==> flow/design.v <==
`timescale 1ns / 1ps
module ARM(
    input CLK,
    input RESET,
    input [31:0] InstrF,
    input [31:0] ReadData,
    output reg MemWriteM,
    output [31:0] PCF,
    output reg [31:0] ALUResultM,
    output [31:0] WriteData
    );
    reg [31:0] InstrD;
	reg[31:0] RD1E;
	wire [31:0] ResultW;
	wire [31:0] PC_Prev;
    wire WE3 ;
    wire [31:0] WD3 ;
    wire [31:0] R15 ;
    wire [31:0] RD1D ;
    wire [31:0] RD2D ;
    wire [1:0] ImmSrc ;
    wire [23:0] InstrImm ;
    wire [31:0] ExtImmD ;
    wire [3:0] Rd ;
    wire [1:0] Op ;
    wire [5:0] Funct ;
    wire MemtoRegD ;
    wire ALUSrcD ;
    wire [1:0] RegSrcD ;
    wire PCSD ;
    wire RegWD ;
    wire NoWriteD ;
    wire MemWD ;
    wire [1:0] FlagWD ;
    wire [3:0] CondD ;
    wire C_Flag ;
    wire [1:0] ShD ;
    reg [1:0] ShE;
    wire [4:0] Shamt5D ;
    wire [31:0] ShIn ;
    wire [31:0] ShOut ;
    wire [3:0] ALUControlD ;
    wire [3:0] ALUFlags ;
    wire WE_PC ;    
    wire [31:0] PC_IN ;
    reg PCSE;
    reg RegWE;
    reg MemWE;
    reg [1:0] FlagWE;
    reg NoWriteE;
    reg [3:0] ALUControlE;
    reg MemtoRegE;
    reg ALUSrcE;
    reg [3:0] CondE;
    reg [31:0] RD2E;
    reg [3:0] WA3E;
    reg [31:0] ExtImmE;
    reg [4:0] Shamt5E;
    wire RegWriteE;
    wire MemWriteE;
    wire FlushE;
    wire [31:0] SrcAE;
    wire [31:0] SrcBE;
    wire [1:0] ForwardAE;
    wire [1:0] ForwardBE;
    wire [31:0] WriteDataE;
    wire [31:0] ALUResultE;    
    wire PCSrcE;
    reg PCSrcM;
    reg RegWriteM;
    reg MemtoRegM;
    reg [3:0] WA3M;
    reg [31:0] WriteDataM;
    wire ForwardM;
    reg PCSrcW;
    reg RegWriteW;
    reg MemtoRegW;
    reg [31:0] ReadDataW;
    reg [31:0] ALUResultW;
    reg [3:0] WA3W;
    wire StallF;
    wire FlushD;
    wire StallD;
    reg [31:0] PCD;
    reg [31:0] PCE;
    wire [31:0] PCPlus4F;
    reg [31:0] PCPlus4D;
    reg [31:0] PCPlus4E;
    wire WE_PrALUResult;
    wire WE_PrPCSrc;
    wire BranchAcceptD = 1'b0;
    wire [3:0] RA1D;
    wire [3:0] RA2D;
    reg [3:0] RA1E;
    reg [3:0] RA2E;
    reg [3:0] RA2M;
    wire FlushD_H;
    wire FlushE_H;
    always @ (posedge CLK) begin
        if (RESET || FlushD) begin
            InstrD <= 1'b0;
            PCD <= 1'b0;
            PCPlus4D <= 1'b0;
        end
        else if (!StallD) begin
            InstrD <= InstrF;
            PCD <= PCF;
            PCPlus4D <= PCPlus4F;
        end
    end 
    always @ (posedge CLK) begin
        if (RESET || FlushE) begin
            PCSE <= 1'b0;
            RegWE <= 1'b0;
            MemWE <= 1'b0;
            FlagWE <= 1'b0;
            NoWriteE <= 1'b0;
            ALUControlE <= 1'b0;
            MemtoRegE <= 1'b0;
            ALUSrcE <= 1'b0;
            CondE <= 1'b0;
            ShE <= 1'b0;
            RD1E <= 1'b0;
            RD2E <= 1'b0;
            WA3E <= 1'b0;
            ExtImmE <= 1'b0;
            RA1E <= 1'b0;
            RA2E <= 1'b0;
            Shamt5E <= 1'b0;
            PCE <= 1'b0;
            PCPlus4E <= 1'b0;
        end
        else begin    
            ShE <= ShD;
            PCSE <= PCSD;
            RegWE <= RegWD;
            MemWE <= MemWD;
            FlagWE <= FlagWD;
            NoWriteE <= NoWriteD;
            ALUControlE <= ALUControlD;
            MemtoRegE <= MemtoRegD;
            ALUSrcE <= ALUSrcD;
            CondE <= CondD;
            RD1E <= RD1D;
            RD2E <= RD2D;
            WA3E <= InstrD[15:12];
            ExtImmE <= ExtImmD;
            RA1E <= RA1D;
            RA2E <= RA2D;
            Shamt5E <= Shamt5D;
            PCE <= PCD;
            PCPlus4E <= PCPlus4D;
        end
    end
    assign SrcAE = 
        ForwardAE == 2'b00 ? RD1E:
        ForwardAE == 2'b01 ? ResultW:
        ForwardAE == 2'b10 ? ALUResultM:
        1'b0;
    assign ShIn = 
        ForwardBE == 2'b00 ? RD2E:
        ForwardBE == 2'b01 ? ResultW:
        ForwardBE == 2'b10 ? ALUResultM:
        1'b0;
    assign WriteDataE = ShIn;    
    assign SrcBE = 
        ALUSrcE == 1'b0 ? ShOut: 
        ExtImmE;
    assign InstrImm = InstrD[23:0];
    assign Shamt5D = InstrD[11:7]; 
    assign ShD = InstrD[6:5];
    always @ (posedge CLK) begin
        if (RESET) begin
            RegWriteM <= 1'b0;
            MemWriteM <= 1'b0;
            MemtoRegM <= 1'b0;
        end
        else begin
            RegWriteM <= RegWriteE;
            MemWriteM <= MemWriteE;
            MemtoRegM <= MemtoRegE;
        end
        ALUResultM <= ALUResultE;
        WriteDataM <= WriteDataE;
        WA3M <= WA3E;
        RA2M <= RA2E;
    end
    always @ (posedge CLK) begin
        if (RESET) begin
            RegWriteW <= 1'b0;
            MemtoRegW <= 1'b0;
        end
        else begin
            RegWriteW <= RegWriteM;
            MemtoRegW <= MemtoRegM;
        end
        ReadDataW <= ReadData;
        ALUResultW <= ALUResultM;
        WA3W <= WA3M;
    end
    assign ResultW = (MemtoRegW == 1'b1) ? ReadDataW : ALUResultW;
    assign WE_PC = !StallF ;  
    RegFile RegFile1( 
                    CLK,
                    WE3,
                    RA1D,
                    RA2D,
                    WA3W,
                    WD3,
                    R15,
                    RD1D,
                    RD2D     
                );
    Extend Extend1(
                    ImmSrc,
                    InstrImm,
                    ExtImmD
                );
    Decoder Decoder1(
                    Rd,
                    Op,
                    Funct,
                    PCSD,
                    RegWD,
                    MemWD,
                    MemtoRegD,
                    ALUSrcD,
                    ImmSrc,
                    RegSrcD,
                    NoWriteD,
                    ALUControlD,
                    FlagWD
                );
    CondLogic CondLogic1(
                    CLK,
                    PCSE,
                    RegWE,
                    NoWriteE,
                    MemWE,
                    FlagWE,
                    CondE,
                    ALUFlags,
                    C_Flag,
                    PCSrcE,
                    RegWriteE,
                    MemWriteE,
                    RESET
                );
    Shifter Shifter1(
                    ShE,
                    Shamt5E,
                    ShIn,
                    ShOut
                );
    ALU ALU1(
                    SrcAE,
                    SrcBE,
                    ALUControlE,
                    C_Flag,
                    ALUResultE,
                    ALUFlags
                );           
    hazard_logic hazard_logic1(
                    RA1E,
                    RA2E,
                    RA1D,
                    RA2D,
                    WA3E,
                    MemtoRegE,
                    RegWriteE,
                    RegWriteM,
                    RegWriteW,
                    WA3M,
                    WA3W,
                    RA2M,
                    MemWriteM,
                    MemtoRegW,
                    PCSrcE,
                    MemtoRegD,
                    FlushD_H,
                    StallF,
                    StallD,
                    FlushE_H,
                    ForwardAE,
                    ForwardBE,
                    ForwardM
    );
    assign PCPlus4F = PCF + 3'b100;
    ProgramCounter ProgramCounter1(
                    CLK,
                    RESET,
                    WE_PC,    
                    PC_IN,
                    PCF  
                );                      
    assign CondD = InstrD[31:28];
    assign Op = InstrD[27:26];
    assign Funct = InstrD[25:20];
    assign Rd = InstrD[15:12];
    assign RA1D = RegSrcD[0] == 1'b0 ? InstrD[19:16] : 4'b1111;
    assign RA2D = RegSrcD[1] == 1'b0 ? InstrD[3:0] : InstrD[15:12];
    assign WD3 = ResultW;
    assign WE3 = RegWriteW;
    assign R15 = (BranchAcceptD) ? PCPlus4D + 3'b100 : PCPlus4F;
    assign WriteData = 
        ForwardM == 1'b0 ? WriteDataM :
        ResultW;   
    assign FlushD = FlushD_H;
    assign FlushE = FlushE_H;
    assign PC_IN = (!PCSrcE == 1'b0) ? ALUResultE : PCPlus4F ;
    assign PC_Prev = PC_IN;
endmodule
`timescale 1ns / 1ps
module RegFile(
    input         CLK,
    input         WE3,
    input  [3:0]  A1,
    input  [3:0]  A2,
    input  [3:0]  A3,
    input  [31:0] WD3,
    input  [31:0] R15,
    output [31:0] RD1,
    output [31:0] RD2
    );
    reg [31:0] RegBank [0:14];
    always @(posedge CLK) begin
        if (WE3 && A3 != 4'b1111)
            RegBank[A3] <= WD3;
    end
    assign RD1 = (A1 == 4'b1111) ? R15 :
                 (WE3 && A1 == A3) ? WD3 : RegBank[A1];
    assign RD2 = (A2 == 4'b1111) ? R15 :
                 (WE3 && A2 == A3) ? WD3 : RegBank[A2];
endmodule
`timescale 1ns / 1ps
module Extend(
    input      [1:0]  ImmSrc,
    input      [23:0] InstrImm,
    output reg [31:0] ExtImm
    );
    always @(*) begin
        case (ImmSrc)
            2'b00:   ExtImm = {24'b0, InstrImm[7:0]};                        
            2'b01:   ExtImm = {20'b0, InstrImm[11:0]};                       
            2'b10:   ExtImm = {{6{InstrImm[23]}}, InstrImm[23:0], 2'b00};    
            default: ExtImm = 32'h00000000;
        endcase
    end
endmodule
`timescale 1ns / 1ps
module Decoder(
    input  [3:0] Rd,
    input  [1:0] Op,
    input  [5:0] Funct,
    output PCS,
    output RegW,
    output MemW,
    output MemtoReg,
    output ALUSrc,
    output [1:0] ImmSrc,
    output [1:0] RegSrc,
    output reg NoWrite,
    output reg [3:0] ALUControl,
    output reg [1:0] FlagW
    );
    wire [1:0] ALUOp;
    wire Branch;
    wire RegW_internal;
    assign Branch = (Op == 2'b10);
    assign MemtoReg = (Op == 2'b01);
    assign MemW = (Op == 2'b01 && Funct[0] == 1'b0);
    assign ALUSrc = (Op == 2'b00 && Funct[5] == 1'b0) ? 1'b0 : 1'b1;
    assign ImmSrc = (Op == 2'b00) ? 2'b00 :
                    (Op == 2'b01) ? 2'b01 : 2'b10;
    assign RegW_internal = ((Op == 2'b01 && Funct[0] == 1'b0) || (Op == 2'b10)) ? 1'b0 : 1'b1;
    assign RegW = RegW_internal;
    assign RegSrc[0] = (Op == 2'b10);
    assign RegSrc[1] = (Op == 2'b01 && Funct[0] == 1'b0);
    assign ALUOp = (Op == 2'b00) ? 2'b01 :
                   (Op == 2'b01 && Funct[3] == 1'b1) ? 2'b10 :
                   (Op == 2'b01 && Funct[3] == 1'b0) ? 2'b11 :
                   2'b00;
    assign PCS = ((Rd == 4'b1111 && RegW_internal) || Branch) ? 1'b1 : 1'b0;
    always @(*) begin
        NoWrite = 1'b0;
        ALUControl = 4'b0100;
        FlagW = 2'b00;
        if (ALUOp[1]) begin
            if (ALUOp[0]) ALUControl = 4'b0010;    
            else          ALUControl = 4'b0100;    
        end
        else if (ALUOp[0]) begin
            case (Funct[4:1])
                4'b0000: begin ALUControl = 4'b0000; FlagW = Funct[0] ? 2'b10 : 2'b00; end  
                4'b0001: begin ALUControl = 4'b0001; FlagW = Funct[0] ? 2'b10 : 2'b00; end  
                4'b0010: begin ALUControl = 4'b0010; FlagW = Funct[0] ? 2'b11 : 2'b00; end  
                4'b0011: begin ALUControl = 4'b0011; FlagW = Funct[0] ? 2'b11 : 2'b00; end  
                4'b0100: begin ALUControl = 4'b0100; FlagW = Funct[0] ? 2'b11 : 2'b00; end  
                4'b0101: begin ALUControl = 4'b0101; FlagW = Funct[0] ? 2'b11 : 2'b00; end  
                4'b0110: begin ALUControl = 4'b0110; FlagW = Funct[0] ? 2'b11 : 2'b00; end  
                4'b0111: begin ALUControl = 4'b0111; FlagW = Funct[0] ? 2'b11 : 2'b00; end  
                4'b1000: begin ALUControl = 4'b0000; FlagW = 2'b10; NoWrite = 1'b1; end     
                4'b1001: begin ALUControl = 4'b0001; FlagW = 2'b10; NoWrite = 1'b1; end     
                4'b1010: begin ALUControl = 4'b0010; FlagW = 2'b11; NoWrite = 1'b1; end     
                4'b1011: begin ALUControl = 4'b0100; FlagW = 2'b11; NoWrite = 1'b1; end     
                4'b1100: begin ALUControl = 4'b1100; FlagW = Funct[0] ? 2'b10 : 2'b00; end  
                4'b1101: begin ALUControl = 4'b1101; FlagW = 2'b10; end                     
                4'b1110: begin ALUControl = 4'b1110; FlagW = Funct[0] ? 2'b10 : 2'b00; end  
                default: begin ALUControl = 4'b1111; FlagW = Funct[0] ? 2'b10 : 2'b00; end  
            endcase
        end
    end
endmodule
`timescale 1ns / 1ps
module CondLogic(
    input        CLK,
    input        PCS,
    input        RegW,
    input        NoWrite,
    input        MemW,
    input  [1:0] FlagW,
    input  [3:0] Cond,
    input  [3:0] ALUFlags,
    output       C_Flag,
    output       PCSrc,
    output       RegWrite,
    output       MemWrite,
    input        RESET
    );
    reg CondEx;
    reg N, Z, C, V;
    wire [1:0] FlagWrite;
    always @(*) begin
        case (Cond)
            4'b0000: CondEx = Z;
            4'b0001: CondEx = ~Z;
            4'b0010: CondEx = C;
            4'b0011: CondEx = ~C;
            4'b0100: CondEx = N;
            4'b0101: CondEx = ~N;
            4'b0110: CondEx = V;
            4'b0111: CondEx = ~V;
            4'b1000: CondEx = ~Z & C;
            4'b1001: CondEx = Z | ~C;
            4'b1010: CondEx = ~(N ^ V);
            4'b1011: CondEx = N ^ V;
            4'b1100: CondEx = ~Z & ~(N ^ V);
            4'b1101: CondEx = Z | (N ^ V);
            4'b1110: CondEx = 1'b1;
            default: CondEx = 1'b0;    
        endcase
    end
    assign FlagWrite = FlagW & {2{CondEx}};
    assign PCSrc = PCS & CondEx;
    assign RegWrite = RegW & CondEx & ~NoWrite;
    assign MemWrite = MemW & CondEx;
    assign C_Flag = C;
    always @(posedge CLK) begin
        if (RESET) begin
            N <= 1'b0;
            Z <= 1'b0;
            C <= 1'b0;
            V <= 1'b0;
        end
        else begin
            if (FlagWrite[1]) begin
                N <= ALUFlags[3];
                Z <= ALUFlags[2];
            end
            if (FlagWrite[0]) begin
                C <= ALUFlags[1];
                V <= ALUFlags[0];
            end
        end
    end
endmodule
`timescale 1ns / 1ps
module Shifter(
    input      [1:0]  Sh,
    input      [4:0]  Shamt5,
    input      [31:0] ShIn,
    output reg [31:0] ShOut
    );
    always @(*) begin
        case (Sh)
            2'b00:   ShOut = ShIn << Shamt5;
            2'b01:   ShOut = ShIn >> Shamt5;
            2'b10:   ShOut = $signed(ShIn) >>> Shamt5;
            default: ShOut = (ShIn >> Shamt5) | (ShIn << (6'd32 - {1'b0, Shamt5}));
        endcase
    end
endmodule
`timescale 1ns / 1ps
module ALU(
    input  [31:0] Src_A,
    input  [31:0] Src_B,
    input  [3:0]  ALUControl,
    input         C_Flag,
    output [31:0] ALUResult,
    output [3:0]  ALUFlags
    );
    reg  [32:0] Src_A_comp;
    reg  [32:0] Src_B_comp;
    reg  [32:0] C_0;
    reg  [31:0] ALUResult_i;
    reg         V;
    wire [32:0] S_wider;
    wire N, Z, C;
    assign S_wider = Src_A_comp + Src_B_comp + C_0;
    always @(*) begin
        C_0 = 33'd0;
        Src_A_comp = {1'b0, Src_A};
        Src_B_comp = {1'b0, Src_B};
        ALUResult_i = Src_B;
        V = 1'b0;
        case (ALUControl)
            4'b0000: ALUResult_i = Src_A & Src_B;
            4'b0001: ALUResult_i = Src_A ^ Src_B;
            4'b0010: begin
                C_0[0] = 1'b1;
                Src_B_comp = {1'b0, ~Src_B};
                ALUResult_i = S_wider[31:0];
                V = (Src_A[31] ^ Src_B[31]) & ~(Src_B[31] ^ S_wider[31]);
            end
            4'b0011: begin
                C_0[0] = 1'b1;
                Src_A_comp = {1'b0, ~Src_A};
                ALUResult_i = S_wider[31:0];
            end
            4'b0100: begin
                ALUResult_i = S_wider[31:0];
                V = ~(Src_A[31] ^ Src_B[31]) & (Src_B[31] ^ S_wider[31]);
            end
            4'b0101: begin
                C_0[0] = 1'b1;
                ALUResult_i = S_wider[31:0];
                V = ~(Src_A[31] ^ Src_B[31]) & (Src_B[31] ^ S_wider[31]);
            end
            4'b0110: begin
                C_0 = C_Flag ? {33{1'b1}} : 33'd0;
                Src_B_comp = {1'b0, ~Src_B};
                ALUResult_i = S_wider[31:0];
                V = ~(Src_A[31] ^ Src_B[31]) & (Src_B[31] ^ S_wider[31]);
            end
            4'b0111: begin
                C_0 = C_Flag ? {33{1'b1}} : 33'd0;
                Src_A_comp = {1'b0, ~Src_A};
                ALUResult_i = S_wider[31:0];
                V = ~(Src_A[31] ^ Src_B[31]) & (Src_B[31] ^ S_wider[31]);
            end
            4'b1100: ALUResult_i = Src_A | Src_B;
            4'b1101: ALUResult_i = Src_B;
            4'b1110: ALUResult_i = Src_A & ~Src_B;
            4'b1111: ALUResult_i = ~Src_B;
            default: ALUResult_i = Src_B;    
        endcase
    end
    assign N = ALUResult_i[31];
    assign Z = (ALUResult_i == 32'h00000000);
    assign C = S_wider[32];
    assign ALUResult = ALUResult_i;
    assign ALUFlags = {N, Z, C, V};
endmodule
`timescale 1ns / 1ps
module hazard_logic(
    input  [3:0] RA1E,
    input  [3:0] RA2E,
    input  [3:0] RA1D,
    input  [3:0] RA2D,
    input  [3:0] WA3E,
    input        MemtoRegE,
    input        RegWriteE,
    input        RegWriteM,
    input        RegWriteW,
    input  [3:0] WA3M,
    input  [3:0] WA3W,
    input  [3:0] RA2M,
    input        MemWriteM,
    input        MemtoRegW,
    input        PCSrcE,
    input        MemtoRegD,
    output       FlushD,
    output       StallF,
    output       StallD,
    output       FlushE,
    output [1:0] ForwardAE,
    output [1:0] ForwardBE,
    output       ForwardM
    );
    wire Match_1E_M = (RA1E == WA3M);
    wire Match_2E_M = (RA2E == WA3M);
    wire Match_1E_W = (RA1E == WA3W);
    wire Match_2E_W = (RA2E == WA3W);
    wire Match_12_D_E;
    wire ldrstall;
    assign ForwardAE = (Match_1E_M && RegWriteM) ? 2'b10 :
                       (Match_1E_W && RegWriteW) ? 2'b01 : 2'b00;
    assign ForwardBE = (Match_2E_M && RegWriteM) ? 2'b10 :
                       (Match_2E_W && RegWriteW) ? 2'b01 : 2'b00;
    assign ForwardM = (RA2M == WA3W) && MemWriteM && MemtoRegW && RegWriteW;
    assign Match_12_D_E = (RA1D == WA3E) || ((RA2D == WA3E) && !MemtoRegD);
    assign ldrstall = Match_12_D_E && MemtoRegE && RegWriteE;
    assign StallF = ldrstall;
    assign StallD = ldrstall;
    assign FlushE = ldrstall || PCSrcE;
    assign FlushD = PCSrcE;
endmodule
`timescale 1ns / 1ps
module ProgramCounter(
    input             CLK,
    input             RESET,
    input             WE_PC,
    input      [31:0] PC_IN,
    output reg [31:0] PC
    );
    always @(posedge CLK) begin
        if (RESET)
            PC <= 32'h00000000;
        else if (WE_PC)
            PC <= PC_IN;
    end
endmodule
## From RTL to reports: ARM

The steps from the RTL of ARM to its reports follow in flow order.
Lines are those of the file above, counted from 1.
Operators carry their Yosys type and port widths (W data, S select, Z words).
Cell names lack the library's common part.
Not given: --

- Top module: ARM
- Clock port: CLK
- Cell library: sky130hd
- Corner: tt_025C_1v80

## Elaborated design

Yosys after proc, flatten, opt, wreduce and memory -nomap, before mapping. Enables and synchronous resets that opt folds into registers are not counted as muxes. Memory bits, and registers merged into a memory's read port (data or address), are not among the register bits. Print and check cells are not counted. Equal cells are merged and count once.
Memory sizes are those after Yosys's memory passes, which may raise the word count (mostly to a power of two), join words into wider ones and drop unused or constant bits.

- Register bits: 344
- RAM bits: 480
- Memories kept: 1
- Bits of input ports: 66
- Output and inout bits: 97
- Word-level cells: 236

Memories:

| name | words | bits a word | rd ports | wr ports | RTL line | text |
|---|---|---|---|---|---|---|
| RegFile1.RegBank | 15 | 32 | 2 | 1 | 325 | `reg [31:0] RegBank [0:14];` |

- Add/subtract/negate cells: 4
- Eq/ne operators: 61
- Shift operators: 4
- Mux-type cells: 49
- Bitwise operators: 33
- Reduce/logical cells: 49

Operator list:

| operator | count |
|---|---|
| $mux W32 | 18 |
| $pmux W32 S6 | 1 |
| $pmux W32 S3 | 2 |
| $eq A4 B4 Y1 const B | 20 |
| $and A32 B32 Y32 | 2 |
| $or A32 B32 Y32 | 2 |
| $not A32 Y32 | 2 |
| $eq A4 B3 Y1 const B | 12 |
| $pmux W4 S11 | 1 |
| $eq A4 B4 Y1 | 9 |
| $add A32 B32 Y33 | 1 |
| $add A33 B33 Y33 | 1 |
| $mux W33 | 1 |
| $add A32 B3 Y32 const B | 1 |
| $xor A32 B32 Y32 | 1 |
| $shl A32 B5 Y32 | 1 |
| $shr A32 B5 Y32 | 1 |
| $sshr A32 B5 Y32 | 1 |
| $shl A32 B6 Y32 | 1 |
| $logic_not A32 Y1 | 1 |
| $eq A4 B2 Y1 const B | 6 |
| $mux W4 | 5 |
| $logic_and A1 B1 Y1 | 18 |
| $mux W2 | 9 |
| $reduce_or A2 Y1 | 8 |
| $pmux W1 S15 | 1 |
| $not A1 Y1 | 12 |
| $eq A4 B1 Y1 const B | 3 |

Not listed: further kinds 19, cells in them 59.

## Longest topological paths

Depth = most cells in a row (Yosys ltp): at word level without a register or memory, in the mapped netlist without a sequential cell, where the memories' decode and read muxes count.

- Depth after elaboration: 20
- ABC_AREA: 0
- Mapped depth: 35
- Gate-level depth less buffers: 29

## After synthesis

Source: synth_stat.txt of the flow (Yosys; design flattened, memories mapped). It holds for the ABC_AREA given above (unset counts as 0); a run with the other value may have another netlist.
Totals and module areas in this step are rounded.

- Standard cells after synthesis: 5020
- Cell area after synthesis: 46670 µm²
- Flip-flop cells: 825
- Buffers: 399

Cell types:

| cell type | count | area in all (µm²) |
|---|---|---|
| edfxtp_1 | 480 | 1.44E+04 |
| dfxtp_1 | 345 | 6.91E+03 |
| nand2_1 | 860 | 3.23E+03 |
| a21oi_1 | 325 | 1626.56 |
| nor2_1 | 353 | 1.33E+03 |
| mux4_2 | 58 | 1.31E+03 |
| o21ai_0 | 256 | 1.28E+03 |
| mux2i_1 | 122 | 1.22E+03 |
| clkbuf_1 | 311 | 1167.37 |
| nand3_1 | 165 | 825.792 |
| ha_1 | 65 | 813.28 |
| xnor2_1 | 89 | 779.498 |
| a31oi_1 | 119 | 744.464 |
| o22ai_1 | 107 | 669.392 |
| a221oi_1 | 76 | 665.638 |
| fa_1 | 33 | 660.634 |
| nor3_1 | 125 | 625.6 |
| a211oi_1 | 82 | 615.59 |

Not listed: further types 91, cells in them 1049.
By module: a second synthesis without flattening, with its own total; a netlist apart from the flattened one above.

- Cells (unflattened synthesis): 4431
- Area (unflattened synthesis): 48120 µm²

Each row is one instance without its submodules.

By module:

| module | times used | cells | area (µm²) | sequential area (µm²) |
|---|---|---|---|---|
| RegFile | 1 | 1502 | 23570 | 14410 |
| ARM | 1 | 1183 | 11170 | 6166 |
| ALU | 1 | 854 | 5834 | 0.0 |
| Shifter | 1 | 618 | 5031 | 0.0 |
| ProgramCounter | 1 | 103 | 1164 | 640.6 |
| CondLogic | 1 | 54 | 494.2 | 80.1 |
| hazard_logic | 1 | 51 | 375.4 | 0.0 |
| Extend | 1 | 37 | 271.5 | 0.0 |
| Decoder | 1 | 29 | 205.2 | 0.0 |

## Worst setup path after synthesis

Path of least setup slack by OpenSTA after synthesis, without wires, with an ideal clock, recovery checks aside; 20% of the period is set as input and as output delay. Where synthesis merged equal registers, the netlist keeps one of their names.

- Path kind: reg2reg
- From: register Shamt5E[0]
- To: register CondLogic1.Z
- Clock period: 9000 ps
- Library setup time: 59 ps
- Arrival: 7698 ps
- Data required time: 8941 ps
- Setup slack: 1243 ps
- Delay of the path: 7757 ps
- Driving pins on the path: 34
- Path buffers: 6
- Synthesis period reached: 7757 ps

"delay of the path" = arrival - input delay + setup time.
"driving pins on the path": output pins that drive a net of the path, with the launching flip-flop's if there is one; two outputs of one cell count as two.
"synthesis period reached" is the clock period less the worst setup slack; recovery checks do not enter. This is arithmetic on one report: input and output delays are still those of the set period (20% each).
The rows between start and end are the longest chain of elaborated cells between them; the timing report does not say that the signal goes this way. Where chains are equally long, one stands for them.
A line is the first line of the expression or statement that the cell stems from. Yosys adds cells for indexed reads and writes and turns some case tables into memories.

- Cell sequence: dfxtp_1 buf_2 inv_2 buf_1 clkbuf_1 buf_1 ha_1 o21ai_0 nand2_1 buf_2 buf_4 o32ai_1 o211ai_1 a32oi_1 a221oi_1 or2_2 a31oi_1 xnor2_1 fa_1 ha_1 a21o_1 a21o_1 a221oi_1 o221ai_1 a221o_1 nand3_1 a41oi_1 a21o_1 a21oi_1 xnor2_1 a221o_1 nor4bb_1 nand4_1 nand2_1
- Length of the longest elaborated chain: 11

RTL lines, path post-synthesis:

| what | RTL line | text |
|---|---|---|
| from (decl) | 58 | `reg [4:0] Shamt5E;` |
| from (assign) | 129 | `Shamt5E <= 1'b0;` |
| from (assign) | 150 | `Shamt5E <= Shamt5D;` |
| $sub A6 B5 Y6 | 489 | `default: ShOut = (ShIn >> Shamt5) \| (ShIn << (6'd32 - {1'b0, Shamt5}));` |
| $shl A32 B6 Y32 | 489 |  |
| $or A32 B32 Y32 | 489 |  |
| $pmux W32 S3 | 485 | `case (Sh)` |
| $mux W32 | 167 | `ALUSrcE == 1'b0 ? ShOut:` |
| $not A32 Y32 | 521 | `Src_B_comp = {1'b0, ~Src_B};` |
| $mux W32 | 516 | `case (ALUControl)` |
| $add A32 B32 Y33 | 509 | `assign S_wider = Src_A_comp + Src_B_comp + C_0;` |
| $add A33 B33 Y33 | 509 |  |
| $pmux W32 S6 | 516 |  |
| $logic_not A32 Y1 | 559 | `assign Z = (ALUResult_i == 32'h00000000);` |
| to (assign) | 461 | `Z <= 1'b0;` |
| to (assign) | 468 | `Z <= ALUFlags[2];` |
| to (decl) | 431 | `reg N, Z, C, V;` |

Nets of the timed path that keep an RTL name, with a line that drives or declares them; the list need not be complete.

Nets with RTL names, path post-synthesis:

| signal | RTL line |
|---|---|
| ALU1.ALUResult[30] | 516 |

## Path in the finished layout

Path of least setup slack in the final report of record 2 (OpenROAD, finished layout, wires in). Where an end is a register, its clock arrival counts in the times.
The report prints the path's times to 10 ps; the period is as set.

- Path kind: reg2reg
- From: register WA3W[3]
- To: register CondLogic1.Z
- Clock period: 9000 ps
- Library setup time: 40 ps
- Arrival: 9500 ps
- Data required time: 9590 ps
- Setup slack: 90 ps
- Driving pins on the path: 31
- Path buffers: 2

The rows between start and end are the longest chain of elaborated cells between them; the timing report does not say that the signal goes this way. Where chains are equally long, one stands for them.

- Cell sequence: dfxtp_1 xnor2_2 nand3_2 buf_4 nor3_1 o31a_1 inv_1 mux2i_1 o22ai_1 a31o_2 a21oi_1 a41o_1 xnor2_1 fa_1 inv_1 ha_1 a21oi_1 o211ai_1 o211ai_1 a21oi_1 o31ai_1 a211o_1 a31oi_1 a21oi_1 buf_4 xor2_1 o221ai_1 mux2i_1 nor4bb_1 nand4_1 nand2_1
- Length of the longest elaborated chain: 18

RTL lines, path after layout:

| what | RTL line | text |
|---|---|---|
| from (decl) | 80 | `reg [3:0] WA3W;` |
| from (assign) | 199 | `WA3W <= WA3M;` |
| $eq A4 B4 Y1 | 593 | `wire Match_2E_W = (RA2E == WA3W);` |
| $logic_and A1 B1 Y1 | 599 | `(Match_2E_W && RegWriteW) ? 2'b01 : 2'b00;` |
| $mux W1 | 599 |  |
| $mux W2 | 598 | `assign ForwardBE = (Match_2E_M && RegWriteM) ? 2'b10 :` |
| $eq A2 B2 Y1 | 163 | `ForwardBE == 2'b10 ? ALUResultM:` |
| $mux W32 | 163 |  |
| $mux W32 | 162 | `ForwardBE == 2'b01 ? ResultW:` |
| (+4 left out) | -- |  |
| $mux W32 | 167 | `ALUSrcE == 1'b0 ? ShOut:` |
| $not A32 Y32 | 521 | `Src_B_comp = {1'b0, ~Src_B};` |
| $mux W32 | 516 | `case (ALUControl)` |
| $add A32 B32 Y33 | 509 | `assign S_wider = Src_A_comp + Src_B_comp + C_0;` |
| $add A33 B33 Y33 | 509 |  |
| $pmux W32 S6 | 516 |  |
| $logic_not A32 Y1 | 559 | `assign Z = (ALUResult_i == 32'h00000000);` |
| to (assign) | 461 | `Z <= 1'b0;` |
| to (assign) | 468 | `Z <= ALUFlags[2];` |
| to (decl) | 431 | `reg N, Z, C, V;` |

Nets of the timed path that keep an RTL name, with a line that drives or declares them; the list need not be complete.

Nets with RTL names, path after layout:

| signal | RTL line | text |
|---|---|---|
| ShIn[10] | 161 | `ForwardBE == 2'b00 ? RD2E:` |

# Flow runs of ARM

Below are 4 stored runs of the flow (Yosys, OpenROAD; platform sky130hd) on ARM, each with its settings and what was measured, unordered. Constraints: input delay and output delay 20% of the set period each, output load 0.01 pF.
"clock period achieved" means the clock period less the worst setup slack. The figure is calculated, with input and output delays left at 20% of the set period.
"worst path time" is the time allowed to the run's worst setup path (the clock period less input and output delay, where it has them) less its slack. Clock arrival times count: a late capture clock shortens it, a late launch clock lengthens it.
"power consumption" is the tool's figure for a default switching activity; nothing was simulated.
"worst path time" is known to 10 ps.
Measured values are rounded.

### Record 1

==> flow/run.sh <==
#!/bin/bash
# the make line also repeats the synthesis and layout settings of config.mk as NAME=value (left out here)
make -C /OpenROAD-flow-scripts/flow DESIGN_CONFIG=/design/flow/config.mk WORK_HOME=/design/flow/orfs CLKGATE_MAP_FILE= finish
==> flow/config.mk <==
export PLATFORM = sky130hd
export DESIGN_NAME = ARM
export DESIGN_NICKNAME = ARM
export VERILOG_FILES = /design/flow/design.v
export SDC_FILE = /design/flow/constraint.sdc
export NUM_CORES = 4
export LEC_CHECK = 0
export CAP_MARGIN = 35
export CELL_PAD_IN_SITES_GLOBAL_PLACEMENT = 3
export CORE_ASPECT_RATIO = 0.66
export CORE_MARGIN = 2
export CORE_UTILIZATION = 40
export CTS_CLUSTER_DIAMETER = 189
export CTS_CLUSTER_SIZE = 29
export GPL_ROUTABILITY_DRIVEN = 0
export MIN_ROUTING_LAYER = met2
export PLACE_DENSITY_LB_ADDON = 0.08
export SETUP_SLACK_MARGIN = 1.82
export SLEW_MARGIN = 20
export TNS_END_PERCENT = 30
==> flow/constraint.sdc <==
create_clock -name core_clock -period 9.0 [get_ports {CLK}]
set_input_delay 1.8000 -clock core_clock [delete_from_list [all_inputs] [get_ports {CLK}]]
set_output_delay 1.8000 -clock core_clock [all_outputs]
set_load 0.01 [all_outputs]

Outcome of record 1: no results, routing failed with GRT-0116

### Record 2

==> flow/run.sh <==
#!/bin/bash
# the make line also repeats the synthesis and layout settings of config.mk as NAME=value (left out here)
make -C /OpenROAD-flow-scripts/flow DESIGN_CONFIG=/design/flow/config.mk WORK_HOME=/design/flow/orfs CLKGATE_MAP_FILE= finish
==> flow/config.mk <==
export PLATFORM = sky130hd
export DESIGN_NAME = ARM
export DESIGN_NICKNAME = ARM
export VERILOG_FILES = /design/flow/design.v
export SDC_FILE = /design/flow/constraint.sdc
export NUM_CORES = 4
export LEC_CHECK = 0
export CAP_MARGIN = 35
export CELL_PAD_IN_SITES_DETAIL_PLACEMENT = 1
export CELL_PAD_IN_SITES_GLOBAL_PLACEMENT = 3
export CORE_ASPECT_RATIO = 0.74
export CORE_MARGIN = 10
export CORE_UTILIZATION = 40
export CTS_CLUSTER_DIAMETER = 189
export CTS_CLUSTER_SIZE = 29
export GPL_ROUTABILITY_DRIVEN = 1
export HOLD_SLACK_MARGIN = 0.03
export MAX_ROUTING_LAYER = met4
export MIN_ROUTING_LAYER = met1
export PLACE_DENSITY_LB_ADDON = 0.08
export SETUP_SLACK_MARGIN = -0.86
export SLEW_MARGIN = 20
export TNS_END_PERCENT = 30
==> flow/constraint.sdc <==
create_clock -name core_clock -period 9.0 [get_ports {CLK}]
set_input_delay 1.8000 -clock core_clock [delete_from_list [all_inputs] [get_ports {CLK}]]
set_output_delay 1.8000 -clock core_clock [all_outputs]
set_load 0.01 [all_outputs]

Results of record 2:
- Standard-cell area of the final layout: 52700 µm²
- Die outline area: 130900 µm²
- Worst hold slack in the final report: 402 ps
- Worst setup slack after layout: 92 ps
- Clock period achieved: 8908 ps
- Mapped cell area after synthesis: 46670 µm²
- Setup total negative slack: 0 ps
- Utilization: 45.7 %
- Worst path time: 8910 ps
- Worst setup path type: reg2reg
- Power consumption: 10600 µW

### Record 3

==> flow/run.sh <==
#!/bin/bash
# the make line also repeats the synthesis and layout settings of config.mk as NAME=value (left out here)
make -C /OpenROAD-flow-scripts/flow DESIGN_CONFIG=/design/flow/config.mk WORK_HOME=/design/flow/orfs CLKGATE_MAP_FILE= finish
==> flow/config.mk <==
export PLATFORM = sky130hd
export DESIGN_NAME = ARM
export DESIGN_NICKNAME = ARM
export VERILOG_FILES = /design/flow/design.v
export SDC_FILE = /design/flow/constraint.sdc
export NUM_CORES = 4
export LEC_CHECK = 0
export CAP_MARGIN = 20
export CORE_MARGIN = 2
export CORE_UTILIZATION = 40
export CTS_CLUSTER_DIAMETER = 189
export PLACE_DENSITY_LB_ADDON = 0.08
export SETUP_SLACK_MARGIN = 1.82
export SLEW_MARGIN = 20
export TNS_END_PERCENT = 30
==> flow/constraint.sdc <==
create_clock -name core_clock -period 9.0 [get_ports {CLK}]
set_input_delay 1.8000 -clock core_clock [delete_from_list [all_inputs] [get_ports {CLK}]]
set_output_delay 1.8000 -clock core_clock [all_outputs]
set_load 0.01 [all_outputs]

Results of record 3:
- Standard-cell area of the final layout: 57100 µm²
- Die outline area: 119400 µm²
- Worst hold slack in the final report: 388 ps
- Worst setup slack after layout: 1583 ps
- Clock period achieved: 7417 ps
- Mapped cell area after synthesis: 46670 µm²
- Setup total negative slack: 0 ps
- Utilization: 49.3 %
- Worst path time: 7420 ps
- Worst setup path type: reg2reg
- Power consumption: 12770 µW

### Record 4

==> flow/run.sh <==
#!/bin/bash
# the make line also repeats the synthesis and layout settings of config.mk as NAME=value (left out here)
make -C /OpenROAD-flow-scripts/flow DESIGN_CONFIG=/design/flow/config.mk WORK_HOME=/design/flow/orfs CLKGATE_MAP_FILE= finish
==> flow/config.mk <==
export PLATFORM = sky130hd
export DESIGN_NAME = ARM
export DESIGN_NICKNAME = ARM
export VERILOG_FILES = /design/flow/design.v
export SDC_FILE = /design/flow/constraint.sdc
export NUM_CORES = 4
export LEC_CHECK = 0
export CAP_MARGIN = 35
export CELL_PAD_IN_SITES_GLOBAL_PLACEMENT = 3
export CORE_ASPECT_RATIO = 1.57
export CORE_MARGIN = 2
export CORE_UTILIZATION = 40
export CTS_CLUSTER_DIAMETER = 189
export CTS_CLUSTER_SIZE = 71
export GPL_ROUTABILITY_DRIVEN = 0
export PLACE_DENSITY_LB_ADDON = 0.08
export SETUP_SLACK_MARGIN = 1.82
export SLEW_MARGIN = 20
export TNS_END_PERCENT = 30
==> flow/constraint.sdc <==
create_clock -name core_clock -period 9.0 [get_ports {CLK}]
set_input_delay 1.8000 -clock core_clock [delete_from_list [all_inputs] [get_ports {CLK}]]
set_output_delay 1.8000 -clock core_clock [all_outputs]
set_load 0.01 [all_outputs]

Results of record 4:
- Standard-cell area of the final layout: 54670 µm²
- Die outline area: 119500 µm²
- Worst hold slack in the final report: 417 ps
- Worst setup slack after layout: 1584 ps
- Clock period achieved: 7416 ps
- Mapped cell area after synthesis: 46670 µm²
- Setup total negative slack: 0 ps
- Utilization: 47.1 %
- Worst path time: 7420 ps
- Worst setup path type: reg2reg
- Power consumption: 10550 µW
